==> flow/design.v <==
`timescale 1ns/10ps
module MBF(CLK, RESET, IN_VALID, IN_DATA, X_DATA, Y_DATA, OUT_VALID);
input   CLK;
input   RESET;
input   IN_VALID;
input       [12:0]  IN_DATA;
output  reg [12:0]  X_DATA;
output  reg [12:0]  Y_DATA;
output  reg         OUT_VALID;
reg [5:0] data_cnt;
reg [12:0] s[0:10];
reg [12:0] in_data;
reg [33:0] y_h[0:11];
reg [33:0] y_l[0:11];
wire [17:0] H0, H1, H2, H3, H4, H5, H6, H7, H8, H9, H10, H11;
wire [17:0] L0, L1, L2, L3, L4, L5, L6, L7, L8, L9, L10, L11;
assign H0 = 18'd110592;
assign H1 = 18'd77824;
assign H2 = 18'd20480;
assign H3 = 18'd36864;
assign H4 = 18'd86016;
assign H5 = 18'd69632;
assign H6 = 18'd65536;
assign H7 = 18'd77824;
assign H8 = 18'd45056;
assign H9 = 18'd49152;
assign H10 = 18'd65536;
assign H11 = 18'd126976;
assign L0 = 18'd57344;
assign L1 = 18'd16384;
assign L2 = 18'd12288;
assign L3 = 18'd4096;
assign L4 = 18'd65536;
assign L5 = 18'd57344;
assign L6 = 18'd114688;
assign L7 = 18'd65536;
assign L8 = 18'd126976;
assign L9 = 18'd114688;
assign L10 = 18'd126976;
assign L11 = 18'd69632;
always@(posedge RESET or posedge CLK)
begin
    if (RESET) begin
        in_data <= 13'b0;
        s[0] <= 13'b0;
		s[1] <= 13'b0;
		s[2] <= 13'b0;
		s[3] <= 13'b0;
		s[4] <= 13'b0;
		s[5] <= 13'b0;	
		s[6] <= 13'b0;
		s[7] <= 13'b0;
		s[8] <= 13'b0;
		s[9] <= 13'b0;
		s[10] <= 13'b0;
 		y_h[0] <= 34'b0;
		y_h[1] <= 34'b0;
		y_h[2] <= 34'b0;
		y_h[3] <= 34'b0;
		y_h[4] <= 34'b0;
		y_h[5] <= 34'b0;	
		y_h[6] <= 34'b0;
		y_h[7] <= 34'b0;
		y_h[8] <= 34'b0;
		y_h[9] <= 34'b0;
		y_h[10] <= 34'b0;
		y_h[11] <= 34'b0;
		y_l[0] <= 34'b0;
		y_l[1] <= 34'b0;
		y_l[2] <= 34'b0;
		y_l[3] <= 34'b0;
		y_l[4] <= 34'b0;
		y_l[5] <= 34'b0;	
		y_l[6] <= 34'b0;
		y_l[7] <= 34'b0;
		y_l[8] <= 34'b0;
		y_l[9] <= 34'b0;
		y_l[10] <= 34'b0;
		y_l[11] <= 34'b0;
    end else begin
        in_data <= (IN_VALID) ? IN_DATA : 13'b0;
		s[0] <= in_data;
		s[1] <= s[0];
		s[2] <= s[1];
		s[3] <= s[2];
		s[4] <= s[3];
		s[5] <= s[4];
		s[6] <= s[5];
		s[7] <= s[6];
		s[8] <= s[7];
		s[9] <= s[8];
		s[10] <= s[9];
		y_h[0] <= H0 * in_data;
		y_h[1] <= H1 * s[0];
        y_h[2] <= H2 * s[1];
        y_h[3] <= H3 * s[2];
        y_h[4] <= H4 * s[3];
        y_h[5] <= H5 * s[4];
        y_h[6] <= H6 * s[5];
        y_h[7] <= H7 * s[6];
        y_h[8] <= H8 * s[7];
        y_h[9] <= H9 * s[8];
        y_h[10] <= H10 * s[9];
        y_h[11] <= H11 * s[10];
		y_l[0] <= L0 * in_data;
		y_l[1] <= L1 * s[0];
        y_l[2] <= L2 * s[1];
        y_l[3] <= L3 * s[2];
        y_l[4] <= L4 * s[3];
        y_l[5] <= L5 * s[4];
        y_l[6] <= L6 * s[5];
        y_l[7] <= L7 * s[6];
        y_l[8] <= L8 * s[7];
        y_l[9] <= L9 * s[8];
        y_l[10] <= L10 * s[9];
        y_l[11] <= L11 * s[10];
    end
end
reg [12:0] fk_x;
reg [12:0] fk_y;
always @ (posedge RESET or posedge CLK)
begin
	if (RESET) begin
		X_DATA <= 13'b0;
		Y_DATA <= 13'b0;
		fk_x <= 13'b0;
		fk_y <= 13'b0;
		OUT_VALID <= 1'b0;
	end else begin
		fk_y <= (((y_h[0] + y_h[1] + y_h[2] + y_h[3] + y_h[4] + y_h[5] + y_h[6] + y_h[7] + y_h[8] + y_h[9] + y_h[10] + y_h[11]) >> 20) & 14'd1) ? 
				(((y_h[0] + y_h[1] + y_h[2] + y_h[3] + y_h[4] + y_h[5] + y_h[6] + y_h[7] + y_h[8] + y_h[9] + y_h[10] + y_h[11]) >> 20) + 1'b1) >> 1 :
				((y_h[0] + y_h[1] + y_h[2] + y_h[3] + y_h[4] + y_h[5] + y_h[6] + y_h[7] + y_h[8] + y_h[9] + y_h[10] + y_h[11]) >> 21);
		fk_x <= (((y_l[0] + y_l[1] + y_l[2] + y_l[3] + y_l[4] + y_l[5] + y_l[6] + y_l[7] + y_l[8] + y_l[9] + y_l[10] + y_l[11]) >> 20) & 14'd1) ? 
				(((y_l[0] + y_l[1] + y_l[2] + y_l[3] + y_l[4] + y_l[5] + y_l[6] + y_l[7] + y_l[8] + y_l[9] + y_l[10] + y_l[11]) >> 20) + 1'b1) >> 1 :
				((y_l[0] + y_l[1] + y_l[2] + y_l[3] + y_l[4] + y_l[5] + y_l[6] + y_l[7] + y_l[8] + y_l[9] + y_l[10] + y_l[11]) >> 21);
		X_DATA <= fk_x;
		Y_DATA <= fk_y;
		OUT_VALID <= (fk_x) ? 1'b1 : 1'b0;
	end
end
endmodule
From RTL to reports: MBF
Tool output for the design above, in the order of the flow.
Line numbers count from 1 in the design file above.
Operators carry their Yosys type and port widths (W data, S select, Z words).
Library cell names are shortened.
A cell with -- has no value.
Set-up
  design top: MBF
  clock: CLK
  standard-cell library: sky130hd
  corner: tt_025C_1v80

Word level
Source: Yosys, flattened and elaborated. Widths are those after wreduce; folded enables and synchronous resets count as part of the registers. Registers that Yosys merges into a memory's read port (data or address) are not register bits. Print and check cells do not count.
Word-level totals
  register bits: 675
  input port bits: 16
  word-level cells: 88
Operators by class
  $add $sub $neg: 24
  $mul: 18
  muxes and demuxes: 4
  reduce/logical cells: 1
Operators by type and width (count)
  $mul A5 B13 Y18 const A: 9
  $add A34 B34 Y34: 16
  $mul A3 B13 Y16 const A: 5
  $add A34 B29 Y34: 4
  $mul A4 B13 Y17 const A: 2
  $mul A2 B13 Y15 const A: 2
  $mux W13: 3
  $add A34 B25 Y34: 1
  $add A34 B27 Y34: 1
  $add A14 B1 Y14 const B: 2
  $reduce_bool A13 Y1: 1
  $mux W1: 1

Logic depth
Yosys ltp: most cells in a row. Word level: on the elaborated netlist, between registers, memories and ports. Mapped: between sequential cells and ports; inverters and the memories' decode and read muxes count.
Logic depth
  word-level depth: 13
  ABC_AREA: 0
  depth in mapped cells: 23
  gate-level depth less buffers: 23

Netlist
Yosys stat after the flow's synthesis: flattened, memories mapped to cells. It holds for the ABC_AREA given above (unset counts as 0); a run with the other value may have another netlist.
Synthesis totals
  cells in the netlist: 3281
  synthesis area: 37918.9 sq um
  flip-flops: 488
  buffer cells: 5
Cells by type
  dfrtp_1: count 488, area in all 1.22E+04 sq um
  fa_1: count 515, area in all 1.03E+04 sq um
  ha_1: count 464, area in all 5.81E+03 sq um
  inv_1: count 794, area in all 2.98E+03 sq um
  xnor2_1: count 188, area in all 1.65E+03 sq um
  a21oi_1: count 134, area in all 670.643 sq um
  xor2_1: count 56, area in all 490.47 sq um
  o21ai_0: count 91, area in all 455.437 sq um
  nor2_1: count 119, area in all 446.678 sq um
  o21bai_1: count 48, area in all 360.346 sq um
  a21o_1: count 44, area in all 330.317 sq um
  nand2_1: count 73, area in all 274.013 sq um
  nor2b_1: count 32, area in all 200.192 sq um
  nor3_1: count 31, area in all 155.149 sq um
  nand2b_1: count 20, area in all 125.12 sq um
  o21a_1: count 16, area in all 120.115 sq um
  a21boi_0: count 15, area in all 112.608 sq um
  and2_1: count 18, area in all 112.608 sq um
Other cell types: 57; their cells: 135.

Timing after synthesis
Path of least setup slack by OpenSTA after synthesis, without wires, with an ideal clock, recovery checks aside; 20% of the period is set as input and as output delay. Where synthesis merged equal registers, the netlist keeps one of their names.
Timing path after synthesis
  kind: reg-to-reg
  from: register (no name shown)
  to: register fk_y[11]
  clock period: 7.0 ns
  library setup time: 0.123 ns
  data arrival time: 5.787 ns
  slack: 1.090 ns
  delay of the path: 5.910 ns
  stages on the path: 22
  buffers on the path: 0
  synthesis period reached: 5.91 ns
"delay of the path" = arrival - input delay + setup time.
"stages on the path" counts driving pins, that of a launching flip-flop among them; a cell with two outputs on the path counts twice.
"synthesis period reached" = period - worst setup slack (recovery checks aside). The figure is calculated, with input and output delays left at 20% of the set period.
Between the ends, after synthesis
  path through: dfrtp_1 -> fa_1 -> inv_1 -> fa_1 -> inv_1 -> fa_1 -> fa_1 -> fa_1 -> ha_1 -> a2111o_1 -> a21oi_4 -> nor2_4 -> a21oi_1 -> xnor2_1 -> ha_1 -> nand3_1 -> nand4b_1 -> nor4_2 -> nand3b_1 -> nor4b_2 -> a211oi_2 -> xnor2_1
Ends and longest elaborated chain, after synthesis
  to (assign): line 127  | fk_y <= 13'b0;
  to (assign): line 130  | fk_y <= (((y_h[0] + y_h[1] + y_h[2] + y_h[3] + y_h[4] + y_h[5] + y_h[6] + y_h[7] + y_h[8] + y_h[9] + y_h[10] + ...
  to (decl): line 120  | reg [12:0] fk_y;
No chain of elaborated cells between the ends is given.

Timing after layout
Path of least setup slack in the final report of flow run A (OpenROAD, finished layout, wires in). Where an end is a register, its clock arrival counts in the times.
Timing path post-layout
  kind: reg-to-reg
  from: register y_h[8][17]
  to: register fk_y[11]
  clock period: 5.98 ns
  library setup time: 0.12 ns
  data arrival time: 6.74 ns
  slack: -0.22 ns
  stages on the path: 23
  buffers on the path: 3
Between the ends stands the longest chain of elaborated cells between them, by number of cells; it is not shown to be the way that was timed. Of several equally long chains one is given.
A line is the first line of the expression or statement that the cell stems from. Yosys adds cells for indexed reads and writes and turns some case tables into memories.
Between the ends, post-layout
  path through: dfrtp_1 -> fa_1 -> inv_2 -> fa_1 -> inv_2 -> fa_1 -> fa_1 -> fa_1 -> ha_4 -> buf_4 -> and3_4 -> a21oi_4 -> buf_4 -> buf_6 -> nor4_4 -> o31a_2 -> nor2_1 -> xor2_1 -> nor4_4 -> nand3b_1 -> nor4b_2 -> a211oi_2 -> xnor2_1
  cells in the longest elaborated chain: 6
  elaborated cells on any way between the ends: 6
  classes of those cells: 5 x add/sub; 1 x mux
Ends and longest elaborated chain, post-layout
  from (decl): line 13  | reg [33:0] y_h[0:11];
  from (assign): line 64  | y_h[8] <= 34'b0;
  from (assign): line 101  | y_h[8] <= H8 * s[7];
  $add A34 B34 Y34 x2: line 131  | (((y_h[0] + y_h[1] + y_h[2] + y_h[3] + y_h[4] + y_h[5] + y_h[6] + y_h[7] + y_h[8] + y_h[9] + y_h[10] + y_h[11] ...
  $add A34 B29 Y34: line 131
  $add A34 B34 Y34: line 131
  $add A14 B1 Y14: line 131
  $mux W13: line 130  | fk_y <= (((y_h[0] + y_h[1] + y_h[2] + y_h[3] + y_h[4] + y_h[5] + y_h[6] + y_h[7] + y_h[8] + y_h[9] + y_h[10] + ...
  to (assign): line 127  | fk_y <= 13'b0;
  to (assign): line 130
  to (decl): line 120  | reg [12:0] fk_y;

Lab notebook: MBF

Top module MBF; platform sky130hd; tools Yosys and OpenROAD; 4 stored runs in no particular order. Input and output delays are each 20% of the period that was set; the output load is 0.01 pF.
"achieved clock period (ns)" is the run's clock period less its worst setup slack. It is reckoned from that one timing run; input and output delays stay at 20% of the period that was set.
"worst setup path time (ns)" = time allowed to the worst setup path (clock period - input delay - output delay, where it has them) - its slack; a late launch clock adds to it, a late capture clock takes from it.

settings of flow run A
{
  "ABC_AREA": 0,
  "CELL_PAD_IN_SITES_DETAIL_PLACEMENT": 2,
  "CORE_MARGIN": 4,
  "CORE_UTILIZATION": 40,
  "CTS_CLUSTER_DIAMETER": 227,
  "GPL_ROUTABILITY_DRIVEN": 0,
  "MAX_ROUTING_LAYER": "met4",
  "MIN_ROUTING_LAYER": "met1",
  "PLACE_DENSITY_LB_ADDON": 0.02,
  "SETUP_SLACK_MARGIN": 1.62,
  "period_ns": 5.98,
  "CAP_MARGIN": 20,
  "SLEW_MARGIN": 20
}
report of flow run A
yosys chip area after synthesis (um^2): 37918.9
finish__design__die__area: 99786.5
finish__design__instance__utilization: 0.4880
finish__timing__setup__ws: -0.225
finish__timing__setup__tns: -0.739
finish__timing__hold__ws: 0.348
achieved clock period (ns): 6.205
worst setup path time (ns): 6.20
worst setup path kind: reg-to-reg

settings of flow run B
{
  "ABC_AREA": 0,
  "CELL_PAD_IN_SITES_DETAIL_PLACEMENT": 2,
  "CORE_ASPECT_RATIO": 1.78,
  "CORE_MARGIN": 4,
  "CORE_UTILIZATION": 69,
  "CTS_CLUSTER_DIAMETER": 131,
  "GPL_ROUTABILITY_DRIVEN": 0,
  "HOLD_SLACK_MARGIN": 0.25,
  "MAX_ROUTING_LAYER": "met4",
  "MIN_ROUTING_LAYER": "met1",
  "PLACE_DENSITY_LB_ADDON": 0.02,
  "SETUP_SLACK_MARGIN": 1.62,
  "period_ns": 5.98,
  "CAP_MARGIN": 20,
  "SLEW_MARGIN": 20
}
report of flow run B: did not finish, place, tool error

settings of flow run C
{
  "CORE_UTILIZATION": 67,
  "period_ns": 6.72,
  "CAP_MARGIN": 20,
  "CORE_MARGIN": 2,
  "SLEW_MARGIN": 20
}
report of flow run C
yosys chip area after synthesis (um^2): 37918.9
finish__design__die__area: 58513.2
finish__design__instance__utilization: 0.7420
finish__timing__setup__ws: 0.288
finish__timing__setup__tns: 0.000
finish__timing__hold__ws: 0.349
achieved clock period (ns): 6.432
worst setup path time (ns): 6.43
worst setup path kind: reg-to-reg

settings of flow run D
{
  "CORE_UTILIZATION": 40,
  "period_ns": 6.72,
  "CAP_MARGIN": 20,
  "CORE_MARGIN": 2,
  "SLEW_MARGIN": 20
}
report of flow run D
yosys chip area after synthesis (um^2): 37918.9
finish__design__die__area: 97275.4
finish__design__instance__utilization: 0.4540
finish__timing__setup__ws: 0.336
finish__timing__setup__tns: 0.000
finish__timing__hold__ws: 0.347
achieved clock period (ns): 6.384
worst setup path time (ns): 6.38
worst setup path kind: reg-to-reg
